==> flow/design.v <==
`timescale 1ns / 1ps
module Lowpass(input clk, input rst, input en, input [15:0] in, output [15:0] out);
	reg [15:0] ff [31:0];
	assign out = en ? ( ff[0] + ff[1] + ff[2]+ ff[3]+ ff[4]+ ff[5]+ ff[6]+ ff[7]+ ff[8]+ ff[9]+ ff[10]+ ff[11]+ ff[12]+ ff[13]+ ff[14]+
	ff[15]+ ff[16]+ ff[17]+ ff[18]+ ff[19]+ ff[20]+ ff[21]+ ff[22]+ ff[23]+ ff[24]+ ff[25]+ ff[26]+ ff[27]+ ff[28]+ ff[29]+ ff[30]+ ff[31]) >> 6 : 16'b0;
	integer i, j;
	always@(posedge clk or posedge rst) begin
		if(rst)
			for(i = 0; i < 32; i = i + 1)
				ff[i] <= 16'b0;
		else if(en) begin
			ff[0] <= in;
			for(i = 1; i < 32; i = i + 1)
				ff[i] <= ff[i-1];
		end
	end
endmodule
**Step by step through the tools: Lowpass**

What the tools print for Lowpass, step after step.
Line numbers count from 1 in the design file above.
Library cell names are shortened.
A cell with - has no value.

- Top: Lowpass
- Clock input: clk
- Standard-cell library: sky130hd
- Timing corner: tt_025C_1v80

**Word-level counts**

Counts by Yosys on the flattened word-level netlist (proc, flatten, opt, wreduce). Print and check cells are left out. Cells with the same type and inputs are merged into one.

- Add/sub/neg operators: 31
- $mul: 0
- Div/mod/pow operators: 0
- $lt $le $gt $ge: 0
- Equal/unequal tests: 0
- Shifts and indexed selects: 0
- Multiplexer cells: 1
- Bitwise logic cells: 0
- Reductions and logical operators: 0

Operators by type and width:

| kind | number |
|---|---|
| 16-bit adder | 31 |
| 10-bit two-way mux | 1 |

- Flip-flop bits (word level): 512
- Bits in latches: 0
- Memory bits (writable): 0
- Memory bits (read-only): 0
- Word width x clocked read ports: 0
- Memory cells: 0
- Bits of input ports: 19
- Output and inout port bits: 16
- Elaborated cells: 64

**Longest topological paths**

Longest topological path by Yosys (ltp), each cell counted once; first at word level (registers and memories cut), then after technology mapping (sequential cells cut; the memories' decode and read muxes count).

- Word-level depth: 32
- ABC_AREA: 0
- Depth in mapped cells: 22
- Mapped depth without buffers: 22

**After synthesis**

Source: synth_stat.txt of the flow (Yosys; design flattened, memories mapped). It holds for the ABC_AREA given above (unset counts as 0); a run with the other value may have another netlist.
Totals and module areas in this step are rounded.

Cell types:

| cell type | number | area in all (µm²) |
|---|---|---|
| dfrtp_1 | 512 | 1.28E+04 |
| fa_1 | 422 | 8.45E+03 |
| mux2_2 | 320 | 3.6E+03 |
| inv_1 | 566 | 2.12E+03 |
| o21ai_0 | 161 | 805.773 |
| nand2_1 | 191 | 716.938 |
| xnor2_1 | 52 | 455.437 |
| ha_1 | 29 | 362.848 |
| clkbuf_1 | 77 | 289.027 |
| o21ai_1 | 30 | 150.144 |
| xnor3_1 | 4 | 90.086 |
| xor2_1 | 7 | 61.309 |
| and2_1 | 8 | 50.048 |
| buf_4 | 6 | 45.043 |
| a21o_1 | 5 | 37.536 |
| a21oi_1 | 5 | 25.024 |
| mux2_1 | 2 | 22.522 |
| a31oi_1 | 3 | 18.768 |

Not listed: further types 12, cells in them 18.

- Cells in the netlist: 2,418
- Cell area after synthesis: 30,000 µm²
- Area of sequential cells: 13,000 µm²
- Flip-flops: 512
- Buffer cells: 85

**Timing after synthesis**

Source: OpenSTA report_checks on the synthesized netlist (no wires, ideal clock, input and output delay 20% of the period each), path of least setup slack; recovery checks are left aside. Register names are those of the netlist, which keeps one name where synthesis merged equal registers.

- Kind: reg-to-output
- Start point: reg ff[21][2]
- End point: out out[6]
- Clock period: 10.0 ns
- External output delay: 2.000 ns
- Launch time at the first pin: 0.000 ns
- Data arrival time: 6.100 ns
- Data required time: 8.000 ns
- Setup slack: 1.900 ns
- Delay of the path: 6.100 ns
- Stages on the path: 23
- Buffers on the path: 0
- Synthesis period reached: 8.1 ns

"delay of the path" = arrival - input delay + setup time.
At an output port there is no setup time.
"stages on the path": output pins that drive a net of the path, with the launching flip-flop's if there is one; two outputs of one cell count as two.
"synthesis period reached" = period - worst setup slack (recovery checks aside). The figure is calculated, with input and output delays left at 20% of the set period.
Between the ends stands the longest chain of elaborated cells between them, by number of cells; it is not shown to be the way that was timed. Of several equally long chains one is given.
Each line given opens the expression or statement behind the cell; cells for indexed reads and writes are added by Yosys, which also makes memories of some case tables.

- Cell sequence: dfrtp_1 inv_1 fa_1 inv_1 fa_1 inv_1 fa_1 fa_1 inv_1 fa_1 fa_1 inv_1 fa_1 inv_1 fa_1 ha_1 a41oi_1 o21ai_1 and2_1 a221o_1 a31oi_1 xnor2_1 and2_1
- Length of the longest elaborated chain: 12
- Elaborated cells on any way between the ends: 12
- RTL lines with such cells: 1
- Those cells by class: add/sub: 11; mux: 1

Ends and longest elaborated chain, after synthesis:

| item | RTL line | RTL |
|---|---|---|
| start: declaration | 3 | `reg [15:0] ff [31:0];` |
| start: assignment | 10 | `ff[i] <= 16'b0;` |
| start: assignment | 14 | `ff[i] <= ff[i-1];` |
| 16-bit adder x11 | 4 | `assign out = en ? ( ff[0] + ff[1] + ff[2]+ ff[3]+ ff[4]+ ff[5]+ ff[6]+ ff[7]+ ff[8]+ ff[9]+ ff[10]+ ff[11]+ ff ...` |
| 10-bit two-way mux | 4 |  |
| end: declaration | 2 | `module Lowpass(input clk, input rst, input en, input [15:0] in, output [15:0] out);` |

**Timing after layout**

Path of least setup slack in the final report of flow run A (OpenROAD, finished layout, wires in). Where an end is a register, its clock arrival counts in the times.

- Kind: reg-to-output
- Start point: reg ff[18][7]
- End point: out out[6]
- Clock period: 6.61 ns
- External output delay: 1.32 ns
- Launch time at the first pin: 0.61 ns
- Data arrival time: 7.05 ns
- Data required time: 5.29 ns
- Setup slack: -1.76 ns
- Stages on the path: 22
- Buffers on the path: 2

Between the ends stands the longest chain of elaborated cells between them, by number of cells; it is not shown to be the way that was timed. Of several equally long chains one is given.

- Cell sequence: dfrtp_1 fa_1 inv_2 fa_1 inv_2 fa_1 inv_2 fa_1 inv_2 fa_1 fa_1 fa_1 fa_1 ha_4 a21o_1 a21o_1 a221o_2 buf_6 a31oi_4 xnor2_1 and2_1 buf_2
- Length of the longest elaborated chain: 15
- Elaborated cells on any way between the ends: 15
- RTL lines with such cells: 1
- Those cells by class: add/sub: 14; mux: 1

Ends and longest elaborated chain, post-layout:

| item | RTL line | RTL |
|---|---|---|
| start: declaration | 3 | `reg [15:0] ff [31:0];` |
| start: assignment | 10 | `ff[i] <= 16'b0;` |
| start: assignment | 14 | `ff[i] <= ff[i-1];` |
| 16-bit adder x14 | 4 | `assign out = en ? ( ff[0] + ff[1] + ff[2]+ ff[3]+ ff[4]+ ff[5]+ ff[6]+ ff[7]+ ff[8]+ ff[9]+ ff[10]+ ff[11]+ ff ...` |
| 10-bit two-way mux | 4 |  |
| end: declaration | 2 | `module Lowpass(input clk, input rst, input en, input [15:0] in, output [15:0] out);` |

Wiki page: Lowpass / flow data

Top module Lowpass; platform sky130hd; tools Yosys and OpenROAD; 4 stored runs in no particular order. Input and output delays are each 20% of the period that was set; the output load is 0.01 pF.
"achieved clock period" = clock period - worst setup slack. The figure is calculated, with input and output delays left at 20% of the set period.
"worst path time": the worst setup path's part of the clock period (all of it between registers, 20% less for each end at a port) less its slack. A launch clock that arrives late makes it longer, a capture clock that arrives late makes it shorter.
Values from the reports are rounded here.
Among the settings, - means not set for that run.
A result given as - is not shown for that run.

| name | flow run A | flow run B | flow run C | flow run D |
|---|---|---|---|---|
| CORE_UTILIZATION | 40 | 40 | 70 | 67 |
| period_ns | 6.61 | 7.65 | 7.21 | 6.18 |
| CAP_MARGIN | 20 | 20 | 0 | 20 |
| CORE_MARGIN | 2 | 5 | 2 | 4 |
| SLEW_MARGIN | 20 | 30 | 25 | 15 |
| CELL_PAD_IN_SITES_DETAIL_PLACEMENT | - | 2 | 1 | - |
| CELL_PAD_IN_SITES_GLOBAL_PLACEMENT | - | 3 | 3 | - |
| CORE_ASPECT_RATIO | - | 0.94 | 0.63 | - |
| GPL_ROUTABILITY_DRIVEN | - | 1 | 1 | 0 |
| GPL_TIMING_DRIVEN | - | 0 | - | - |
| MAX_ROUTING_LAYER | - | met5 | - | - |
| MIN_ROUTING_LAYER | - | met2 | - | - |
| TNS_END_PERCENT | - | 50 | - | - |
| ABC_AREA | - | - | 1 | 1 |
| CTS_CLUSTER_DIAMETER | - | - | 247 | - |
| PLACE_DENSITY | - | - | 0.78 | - |
| HOLD_SLACK_MARGIN | - | - | - | 0.07 |
| PLACE_DENSITY_LB_ADDON | - | - | - | 0.03 |
| overall die area (µm²) | 78,000 | 81,000 | - | 49,000 |
| worst-case hold slack (ns) | 0.48 | 0.48 | - | 0.48 |
| cell area after synthesis (µm²) | 30,000 | 30,000 | - | 31,000 |
| setup slack of the critical path (ns) | -1.8 | -1.2 | - | -2.0 |
| worst path time (ns) | 7.05 | 7.37 | - | 6.91 |
| critical path type | reg-to-output | reg-to-output | - | reg-to-output |
| final design utilization (%) | 48 | 47 | - | 78 |
| achieved clock period (ns) | 8.371 | 8.897 | - | 8.147 |
| final setup TNS (ns) | -16 | -11 | - | -18 |
| area of the standard cells in the finished layout (µm²) | 36,000 | 35,000 | - | 35,000 |

Flow run C: no results, placement failed with GPL-0301
